==> flow/design.v <==
module shifter(in, shift, out);
  input [15:0] in;
  input [1:0] shift;
  output reg [15:0] out;
  always @(*) begin
    case(shift)
      2'b00: out = in;   
      2'b01: out = in << 1;   
      2'b10: out = in >> 1;   
      2'b11: out = {in[15], in[15:1]};   
      default: out = {16{1'bx}};    
    endcase
  end
endmodule
module ALU(ain, bin, alu_op, out, status);
  input [15:0] ain, bin;
  input [1:0] alu_op;
  output [15:0] out;
  output [2:0] status;
  ALU_result result(ain, bin, alu_op, out);  
  ALU_status result_status(ain, bin, out, status);  
endmodule
module ALU_result(ain, bin, alu_op, out);
  input [15:0] ain, bin;
  input [1:0] alu_op;
  output reg [15:0] out;
  always @(*) begin
    case(alu_op)
      2'b00: out = ain + bin;   
      2'b01: out = ain - bin;   
      2'b10: out = ain & bin;   
      2'b11: out = ~bin;        
      default: out = {16{1'bx}};   
    endcase
  end
endmodule
module ALU_status(ain, bin, alu_result, status);
  input [15:0] ain, bin, alu_result;
  output [2:0] status;
  assign status = {ain[15] & bin[15] & ~alu_result[15],   
                   alu_result[15],         
                   alu_result == 16'b0};   
endmodule
module Load_enabled_register(clk, load, in, out);
  parameter width = 16;  
  input clk, load;
  input [width-1:0] in;
  output [width-1:0] out; 
  reg [width-1:0] out;  
  wire[width-1:0] next_out = load ? in : out;
  always @(posedge clk) begin
    out <= next_out;   
  end
endmodule
module Decoder(in, out);
  parameter in_width = 3;
  parameter out_width = 8;
  input [in_width-1:0] in;
  output [out_width-1:0] out;
  wire [out_width-1:0] out = 1 << in; 
endmodule
module MUX_2in_binary(in1, in0, select, out);
  parameter width = 16;   
  input [width-1:0] in1, in0;
  input select;
  output reg [width-1:0] out;
  always @(*) begin
    case(select)
      1'b0: out = in0;
      1'b1: out = in1;
      default: out = {width{1'bx}};   
    endcase
  end
endmodule
module MUX_4in_binary(in3, in2, in1, in0, select, out);
  parameter width = 16;   
  input [width-1:0] in3, in2, in1, in0;
  input [1:0] select;
  output reg [width-1:0] out;
  always @(*) begin
    case(select)
      2'b00: out = in0;
      2'b01: out = in1;
      2'b10: out = in2;
      2'b11: out = in3;
      default: out = {width{1'bx}};   
    endcase
  end
endmodule
module MUX_8in(in7, in6, in5, in4, in3, in2, in1, in0, select, out);
  parameter width = 16;  
  input [width-1:0] in7, in6, in5, in4, in3, in2, in1, in0;
  input [7:0] select;
  output reg [width-1:0] out;
  always @(*) begin
    case(select)
      8'b00000001: out = in0;
      8'b00000010: out = in1;
      8'b00000100: out = in2;
      8'b00001000: out = in3;
      8'b00010000: out = in4;
      8'b00100000: out = in5;
      8'b01000000: out = in6;
      8'b10000000: out = in7;
      default: out = {width{1'bx}};  
    endcase
  end
endmodule
module Register_file(clk, data_in, write, writenum, readnum, data_out);
  input clk, write;   
  input [2:0] writenum, readnum;   
  input [15:0] data_in;  
  output [15:0] data_out;  
  wire [7:0] decoded_writenum;
  Decoder #(3, 8) decoder_write(writenum, decoded_writenum);
  wire [15:0] R0, R1, R2, R3, R4, R5, R6, R7; 
  Load_enabled_register #(16) R0_reg(clk, write & decoded_writenum[0], data_in, R0);
  Load_enabled_register #(16) R1_reg(clk, write & decoded_writenum[1], data_in, R1);
  Load_enabled_register #(16) R2_reg(clk, write & decoded_writenum[2], data_in, R2);
  Load_enabled_register #(16) R3_reg(clk, write & decoded_writenum[3], data_in, R3);
  Load_enabled_register #(16) R4_reg(clk, write & decoded_writenum[4], data_in, R4);
  Load_enabled_register #(16) R5_reg(clk, write & decoded_writenum[5], data_in, R5);
  Load_enabled_register #(16) R6_reg(clk, write & decoded_writenum[6], data_in, R6);
  Load_enabled_register #(16) R7_reg(clk, write & decoded_writenum[7], data_in, R7);
  wire [7:0] decoded_readnum;
  Decoder #(3, 8) decoder_read(readnum, decoded_readnum);
  MUX_8in #(16) output_multiplexer(R7, R6, R5, R4, R3, R2, R1, R0, decoded_readnum, data_out);
endmodule
module datapath(clk,  
                readnum, vsel, loada, loadb,   
                shift, asel, bsel, ALUop, loadc, loads, sximm5,  
                writenum, write, sximm8, mdata, PC,  
                status, datapath_out  
              );
   input clk, write, asel, bsel, loada, loadb, loadc, loads;
   input [2:0] readnum, writenum;
   input [1:0] ALUop, shift, vsel;
   input [15:0] mdata, sximm8, sximm5;
   input [7:0] PC;
   output [2:0] status;
   output [15:0] datapath_out;  
   wire [15:0] reg_data_in;   
   wire [15:0] reg_data_out;
   Register_file REGFILE(clk, reg_data_in, write, writenum, readnum, reg_data_out);
   wire [15:0] pipeline_reg_A_out, pipeline_reg_B_out;
   Load_enabled_register #(16) pipeline_reg_A(clk, loada, reg_data_out, pipeline_reg_A_out);
   Load_enabled_register #(16) pipeline_reg_B(clk, loadb, reg_data_out, pipeline_reg_B_out);
   wire [15:0] pipeline_reg_B_out_shifted;
   shifter shift_reg_B(pipeline_reg_B_out, shift, pipeline_reg_B_out_shifted);
   wire [15:0] source_operand_A_out, source_operand_B_out;
   MUX_2in_binary source_operand_A(16'b0, pipeline_reg_A_out, asel, source_operand_A_out);
   MUX_2in_binary source_operand_B(sximm5, pipeline_reg_B_out_shifted, bsel, source_operand_B_out);
   wire [15:0] alu_out;
   wire[2:0] alu_status;
   ALU alu_block(source_operand_A_out, source_operand_B_out, ALUop, alu_out, alu_status);
   Load_enabled_register #(3) status_register(clk, loads, alu_status, status);
   Load_enabled_register #(16) pipeline_reg_C(clk, loadc, alu_out, datapath_out);
   MUX_4in_binary writeback_mux(mdata, sximm8, {8'b0, PC}, datapath_out, vsel, reg_data_in);
endmodule
module vDFF(clk,D,Q);
  parameter n=1;
  input clk;
  input [n-1:0] D;
  output [n-1:0] Q;
  reg [n-1:0] Q;
  always @(posedge clk)
    Q <= D;
endmodule
module cpu(clk,reset,s,load,in,out,N,V,Z,w);
  input clk, reset, s, load;
  input [15:0] in;
  output [15:0] out;
  output N, V, Z, w;
  wire [15:0] inst_reg_out;
  Load_enabled_register #(16) instruction_register(clk, load, in, inst_reg_out);
  wire [2:0] nsel, opcode, readnum, writenum;
  wire [1:0] op, ALUop, shift;
  wire [15:0] sximm5, sximm8;
  Inst_dec instruction_decoder(inst_reg_out, nsel, opcode, op, ALUop, sximm5, sximm8, shift, readnum, writenum);
  wire [1:0] vsel;
  wire loada, loadb, asel, bsel, loadc, loads, write; 
  Controller datapath_controller(clk, s, reset, opcode, op, w, loada, loadb, loadc, loads, asel, bsel, vsel, nsel, write);
  datapath DP(.clk(clk),  
                .readnum(readnum), .vsel(vsel), .loada(loada), .loadb(loadb),   
                .shift(shift), .asel(asel), .bsel(bsel), .ALUop(ALUop), .loadc(loadc), .loads(loads), .sximm5(sximm5),  
                .writenum(writenum), .write(write), .sximm8(sximm8), .mdata(16'b0), .PC(8'b0),  
                .status({V, N, Z}), .datapath_out(out)  
              );
endmodule
module Inst_dec(inst_reg, nsel, opcode, op, ALUop, sximm5, sximm8, shift, readnum, writenum);
  input [15:0] inst_reg;
  input [2:0] nsel;
  output [2:0] opcode, readnum, writenum;
  output [1:0] op, ALUop, shift;
  output [15:0] sximm5, sximm8;
  assign opcode = inst_reg[15:13];
  assign op = inst_reg[12:11];
  assign ALUop = op;  
  assign sximm5 = { {11{inst_reg[4]}}, inst_reg[4:0] };   
  assign sximm8 = { {8{inst_reg[7]}}, inst_reg[7:0] };    
  assign shift = inst_reg[4:3];
  assign readnum = (nsel == 3'b001) ? inst_reg[10:8]   
                 : (nsel == 3'b010) ? inst_reg[7:5]    
                 : (nsel == 3'b100) ? inst_reg[2:0]    
                 : 3'bxxx;
  assign writenum = readnum;
endmodule
module Controller(clk, s, reset, opcode, op, w, loada, loadb, loadc, loads, asel, bsel, vsel, nsel, write);
  input clk, s, reset;
  input [2:0] opcode;
  input [1:0] op;
  output w, loada, loadb, loadc, loads, asel, bsel, write;
  output [2:0] nsel;
  output [1:0] vsel;
  wire [2:0] present_state, next_state;
  wire [2:0] next_state_reset = reset ? 3'b000 : next_state;
  reg [15:0] next;
  vDFF #(3) clk_state(clk, next_state_reset, present_state);
  always @(*) begin
    casex({s, opcode, op, present_state})
      {6'b0xxxxx, 3'b000}: next = {3'b000, 13'b1000000000000};   
      {6'b1xxxxx, 3'b000}: next = {3'b001, 13'b1000000000000};  
      {6'bx11010, 3'b001}: next = {3'b101, 13'b0};  
      {6'bx10101, 3'b001}, {6'bx101x0, 3'b001}: next = {3'b010, 13'b0};  
      {6'bx11000, 3'b001}, {6'bx10111, 3'b001}: next = {3'b011, 13'b0};  
      {6'bxxxxxx, 3'b010}: next = {3'b011, 13'b0100000000010};  
      {6'bxxxxxx, 3'b011}: next = {3'b100, 13'b0010000001000};  
      {6'bx11000, 3'b100}: next = {3'b101, 13'b0001010000000};  
      {6'bx10111, 3'b100}, {6'bx101x0, 3'b100}: next = {3'b101, 13'b0001000000000};  
      {6'bx10101, 3'b100}: next = {3'b000, 13'b0000100000000};  
      {6'bx11010, 3'b101}: next = {3'b000, 13'b0000000100011};  
      {6'bxxxxxx, 3'b101}: next = {3'b000, 13'b0000000000101};  
      default: next = {16{1'bx}};
   endcase
  end
  assign {next_state, w, loada, loadb, loadc, loads, asel, bsel, vsel, nsel, write} = next;
endmodule
# Step by step through the tools: cpu
# Each step is given for the RTL above and for the edited RTL.
# Lines under "before" count in the file above, lines under "after" in the edited file.
# "delta" is "after" less "before", of the values as shown.
# Library cell names are shortened.
# Not given: --
# design
design	cpu
clock	clk
cell_library	sky130hd
pvt_corner	tt_025C_1v80

# Diff
# Unified diff, file above to edited file.
# This change comes from a script, not from a designer. The edited design behaves differently; no optimisation was intended.
# begin of diff
@@ -155,5 +155,8 @@
    ALU alu_block(source_operand_A_out, source_operand_B_out, ALUop, alu_out, alu_status);
    Load_enabled_register #(3) status_register(clk, loads, alu_status, status);
-   Load_enabled_register #(16) pipeline_reg_C(clk, loadc, alu_out, datapath_out);
+   wire [15:0] datapath_out_a, datapath_out_b;
+   Load_enabled_register #(16) pipeline_reg_C(clk, loadc, alu_out, datapath_out_a);
+   Load_enabled_register #(16) pipeline_reg_C_x (clk, loadc, ~alu_out, datapath_out_b);
+   assign datapath_out = datapath_out_a ^ datapath_out_b;
    MUX_4in_binary writeback_mux(mdata, sximm8, {8'b0, PC}, datapath_out, vsel, reg_data_in);
 endmodule
# end of diff

# Elaborated design
# Source: Yosys, flattened and elaborated, memories not mapped. Widths are those after wreduce. Registers that Yosys merges into a memory's read port (data or address) are not register bits. Print and check cells do not count. Equal cells are merged and count once.
# word_totals
element	before	after	delta
out_inout_bits	20	20	0
ff_bits	198	214	16
in_bits	20	20	0
# classes
element	before	after	delta
equal	34	34	0
mux	11	11	0
reduce_and_logical	9	9	0
n_shift	1	1	0
add_sub_neg	2	2	0
n_logic	15	17	2
# ops
cell	before	after	delta
16-bit NOT	1	2	1
16-bit XOR	0	1	1
# Unchanged operator kinds not shown: 32.

# Longest topological paths
# Longest topological path by Yosys (ltp), each cell counted once; first at word level (registers and memories cut), then after technology mapping (sequential cells cut; the memories' decode and read muxes count).
# depth
element	before	after	delta
word_depth	10	10	0
ABC_AREA	0	0	--
ltp_mapped	22	22	0
depth_no_buf	18	20	2

# Synthesis result
# Source: synth_stat.txt of the flow (Yosys; design flattened, memories mapped). It holds for the ABC_AREA given above (unset counts as 0); a run with the other value may have another netlist.
# by_type
cell	before	after	delta
nor2_1	52	129	77
nand2_1	105	84	-21
inv_1	12	30	18
edfxtp_1	195	211	16
xor2_1	11	27	16
mux2i_1	34	25	-9
a21o_1	14	5	-9
buf_2	13	4	-9
a31oi_1	9	18	9
clkbuf_1	20	27	7
mux4_2	16	9	-7
o21ai_1	8	2	-6
o22a_1	1	7	6
buf_1	5	10	5
a21oi_1	39	43	4
xnor2_1	9	13	4
o21a_1	8	4	-4
a211oi_1	2	6	4
# Unchanged cell types not shown: 21.
# The list need not be complete.
# mapped
element	before	after	delta
stdcells	794	896	102
n_buf	44	43	-1
seq_area_um2	5915.7	6396.1	480.4
area_um2	9984.6	10709.0	724.4
flip_flops	198	214	16
# By module: a second synthesis without flattening, with its own total; a netlist apart from the flattened one above.
# unflattened
element	before	after	delta
cells_unflattened	778	826	48
hier_area_um2	10536.4	11217.0	680.6
# Rows give one instance, submodules left out.
# modules_before
module	n_inst	mod_area_um2	cells	mod_seq_area_um2
Load_enabled_register #(width=16)	12	480.5	16	480.5
ALU_result	1	1437.6	218	0.0
MUX_8in #(width=16)	1	963.4	128	0.0
MUX_2in_binary	2	249.0	18	0.0
MUX_4in_binary	1	424.2	20	0.0
Inst_dec	1	419.2	53	0.0
shifter	1	355.3	51	0.0
Controller	1	286.5	40	0.0
Decoder	2	65.1	8	0.0
Load_enabled_register #(width=3)	1	90.1	3	90.1
vDFF #(n=3)	1	60.1	3	60.1
Register_file	1	50.0	8	0.0
ALU_status	1	48.8	8	0.0
cpu	1	3.8	1	0.0
# before: Further modules, not shown: 2.
# modules_after
module	n_inst	mod_area_um2	cells	mod_seq_area_um2
Load_enabled_register #(width=16)	13	480.5	16	480.5
ALU_result	1	1437.6	218	0.0
MUX_8in #(width=16)	1	963.4	128	0.0
MUX_2in_binary	2	249.0	18	0.0
MUX_4in_binary	1	424.2	20	0.0
Inst_dec	1	419.2	53	0.0
shifter	1	355.3	51	0.0
Controller	1	286.5	40	0.0
datapath	1	203.9	33	0.0
Decoder	2	65.1	8	0.0
Load_enabled_register #(width=3)	1	90.1	3	90.1
vDFF #(n=3)	1	60.1	3	60.1
Register_file	1	50.0	8	0.0
ALU_status	1	48.8	8	0.0
# after: Further modules, not shown: 2.

# Path before layout
# OpenSTA on the mapped netlist: ideal clock, no wires. The path of least setup slack (recovery checks aside). Input and output delay are each 20% of the period. Register names are those of the netlist, which keeps one name where synthesis merged equal registers.
# synth_timing
element	before	after	delta
path_type	input-to-reg	input-to-reg	--
startpoint	input port s	input port s	--
endpoint	register DP.REGFILE.R1_reg.out[0]	register DP.REGFILE.R2_reg.out[0]	--
setup_time_ps	409	388	-21
required_time_ps	9591	9612	21
period_ps	10000	10000	0
driving_pins	9	11	2
t_first_pin_ps	2000	2000	0
setup_slack_ps	4595	4809	214
n_path_buf	2	3	1
delay_ps	3405	3191	-214
arrival_time_ps	4996	4803	-193
in_delay_ps	2000	2000	0
synth_period_reached_ps	5405	5191	-214
# "delay_ps" is the arrival time less input delay plus setup time.
# "driving_pins": output pins that drive a net of the path, with the launching flip-flop's if there is one; two outputs of one cell count as two.
# "synth_period_reached_ps" = period - worst setup slack (recovery checks aside). The figure is calculated, with input and output delays left at 20% of the set period.
# The rows between start and end are the longest chain of elaborated cells between them; the timing report does not say that the signal goes this way. Where chains are equally long, one stands for them.
# A line is the first line of the expression or statement that the cell stems from. Yosys adds cells for indexed reads and writes and turns some case tables into memories.
# before: Only ways into the end's enable, where the timed path ends, are counted here.
# synth_between_before
cell_sequence	o221a_2 > o2111ai_1 > nor4_2 > mux2i_1 > o21a_1 > clkbuf_1 > buf_2 > o21ai_0 > nor3_1
elab_chain_len	8
cells_between	11
lines_between	6
classes_between	eq/ne (4); shift (1); mux (4); logic (1); reduce/logical (1)
# synth_lines_before
element	line_no	rtl
start: declaration	170	input clk, reset, s, load;
4-bit == test	220	casex({s, opcode, op, present_state})
16-bit parallel mux with 11-bit select	220
3-bit == test	204	: (nsel == 3'b100) ? inst_reg[2:0]
3-bit 2-to-1 mux	204
3-bit 2-to-1 mux	203	: (nsel == 3'b010) ? inst_reg[7:5]
3-bit 2-to-1 mux	202	assign readnum = (nsel == 3'b001) ? inst_reg[10:8]
2-bit by 3-bit << shifter with 8-bit output	60	wire [out_width-1:0] out = 1 << in;
1-bit AND	118	Load_enabled_register #(16) R1_reg(clk, write & decoded_writenum[1], data_in, R1);
end: assignment	52	out <= next_out;
end: declaration	48	output [width-1:0] out;
# after: Only ways into the end's enable, where the timed path ends, are counted here.
# synth_between_after
cell_sequence	nor2_1 > nor2_1 > o21ai_0 > or3_1 > o21ai_0 > a31o_2 > clkbuf_1 > clkbuf_1 > clkbuf_1 > nand2_1 > nor2_1
elab_chain_len	8
cells_between	11
lines_between	6
classes_between	eq/ne (4); shift (1); mux (4); logic (1); reduce/logical (1)
# synth_lines_after
element	line_no	rtl
start: declaration	173	input clk, reset, s, load;
4-bit == test	223	casex({s, opcode, op, present_state})
16-bit parallel mux with 11-bit select	223
3-bit == test	207	: (nsel == 3'b100) ? inst_reg[2:0]
3-bit 2-to-1 mux	207
3-bit 2-to-1 mux	206	: (nsel == 3'b010) ? inst_reg[7:5]
3-bit 2-to-1 mux	205	assign readnum = (nsel == 3'b001) ? inst_reg[10:8]
2-bit by 3-bit << shifter with 8-bit output	60	wire [out_width-1:0] out = 1 << in;
1-bit AND	119	Load_enabled_register #(16) R2_reg(clk, write & decoded_writenum[2], data_in, R2);
end: assignment	52	out <= next_out;
end: declaration	48	output [width-1:0] out;

# Timing after layout
# From the final timing report of the runs of pair 1: the path of least setup slack in the routed layout; clock arrival at registers is part of the times.
# The path's times are printed in steps of 10 ps; the period is the one set.
# layout_timing
element	before	after	delta
path_type	reg-to-reg	reg-to-reg	--
startpoint	register instruction_register.out[11]	register instruction_register.out[13]	--
endpoint	register DP.status_register.out[0]	register DP.status_register.out[0]	--
n_path_buf	0	1	1
period_ps	5730	5730	0
t_first_pin_ps	430	520	90
setup_time_ps	170	180	10
arrival_time_ps	4910	5500	590
required_time_ps	5990	6070	80
driving_pins	16	17	1
setup_slack_ps	1080	570	-510
# The rows between start and end are the longest chain of elaborated cells between them; the timing report does not say that the signal goes this way. Where chains are equally long, one stands for them.
# layout_between_before
cell_sequence	edfxtp_1 > nand4bb_1 > or3_4 > nand2_1 > ha_1 > inv_1 > fa_1 > a21o_1 > maj3_1 > a22oi_1 > nor4b_1 > nor3_2 > o2111ai_1 > a2111oi_0 > nand4bb_1 > nor4b_2
elab_chain_len	8
cells_between	28
lines_between	8
classes_between	add/sub (2); eq/ne (13); mux (4); logic (4); reduce/logical (5)
# layout_lines_before
element	line_no	rtl
start: declaration	48	output [width-1:0] out;
start: assignment	52	out <= next_out;
8-bit == test	220	casex({s, opcode, op, present_state})
2-bit OR reduction	220
16-bit parallel mux with 11-bit select	220
1-bit NOT	68	case(select)
16-bit parallel mux with 2-bit select	68
16-bit subtractor	30	2'b01: out = ain - bin;
16-bit parallel mux with 4-bit select	28	case(alu_op)
16-bit logical NOT	42	alu_result == 16'b0};
end: assignment	52
end: declaration	48
# layout_between_after
cell_sequence	edfxtp_1 > or4b_1 > or2_1 > buf_4 > and2_1 > ha_1 > o21ai_0 > nand2b_1 > maj3_2 > o221a_2 > o41a_4 > a221o_2 > mux2_1 > o211a_1 > inv_2 > or4_4 > a2111oi_4
elab_chain_len	8
cells_between	24
lines_between	8
classes_between	add/sub (2); eq/ne (10); mux (4); logic (4); reduce/logical (4)
# layout_lines_after
element	line_no	rtl
start: declaration	48	output [width-1:0] out;
start: assignment	52	out <= next_out;
8-bit == test	223	casex({s, opcode, op, present_state})
2-bit OR reduction	223
16-bit parallel mux with 11-bit select	223
1-bit NOT	68	case(select)
16-bit parallel mux with 2-bit select	68
16-bit subtractor	30	2'b01: out = ain - bin;
16-bit parallel mux with 4-bit select	28	case(alu_op)
16-bit logical NOT	42	alu_result == 16'b0};
end: assignment	52
end: declaration	48

# Measured runs
# Runs of the flow (Yosys, OpenROAD) on both versions; the two runs of a pair have the same settings. The constraints put input and output delay at 20% of the set period each and load the outputs with 0.01 pF.
# settings_pair_1
CORE_UTILIZATION	40
period_ns	5.73
CAP_MARGIN	20
CORE_MARGIN	2
SLEW_MARGIN	20
# measured_pair_1
element	before	after	delta
tns_ps	0	0	0
hold_ws_ps	631	588	-43
synthArea_um2	9984.6	10709.0	724.4
cell_area_final_um2	11357.1	12359.4	1002.3
timing.achieved_period_ps	4647	5163	516
die_um2	26240.8	28098.1	1857.3
final_util_frac	0.466	0.472	0.006
power_total_mw	3.384	3.945	0.561
timing.setup.ws_ps	1083	567	-516
# settings_pair_2
ABC_AREA	1
CELL_PAD_IN_SITES_DETAIL_PLACEMENT	0
CORE_UTILIZATION	47
CTS_CLUSTER_DIAMETER	94
CTS_CLUSTER_SIZE	34
GPL_TIMING_DRIVEN	0
MAX_ROUTING_LAYER	met4
MIN_ROUTING_LAYER	met2
PLACE_DENSITY_LB_ADDON	0.25
period_ns	3.71
CAP_MARGIN	20
CORE_MARGIN	2
SLEW_MARGIN	20
# measured_pair_2
element	before	after	delta
tns_ps	0	0	0
hold_ws_ps	581	570	-11
synthArea_um2	10082.2	10510.1	427.9
cell_area_final_um2	11954.0	12187.9	233.9
timing.achieved_period_ps	3617	3702	85
die_um2	22639.7	23574.5	934.8
final_util_frac	0.569	0.557	-0.012
power_total_mw	5.553	5.245	-0.308
timing.setup.ws_ps	93	8	-85
# "timing.achieved_period_ps" = clock period - worst setup slack. The figure is calculated, with input and output delays left at 20% of the set period.
# "power_total_mw" rests on the timing tool's default activity at the inputs, not on a simulated workload.
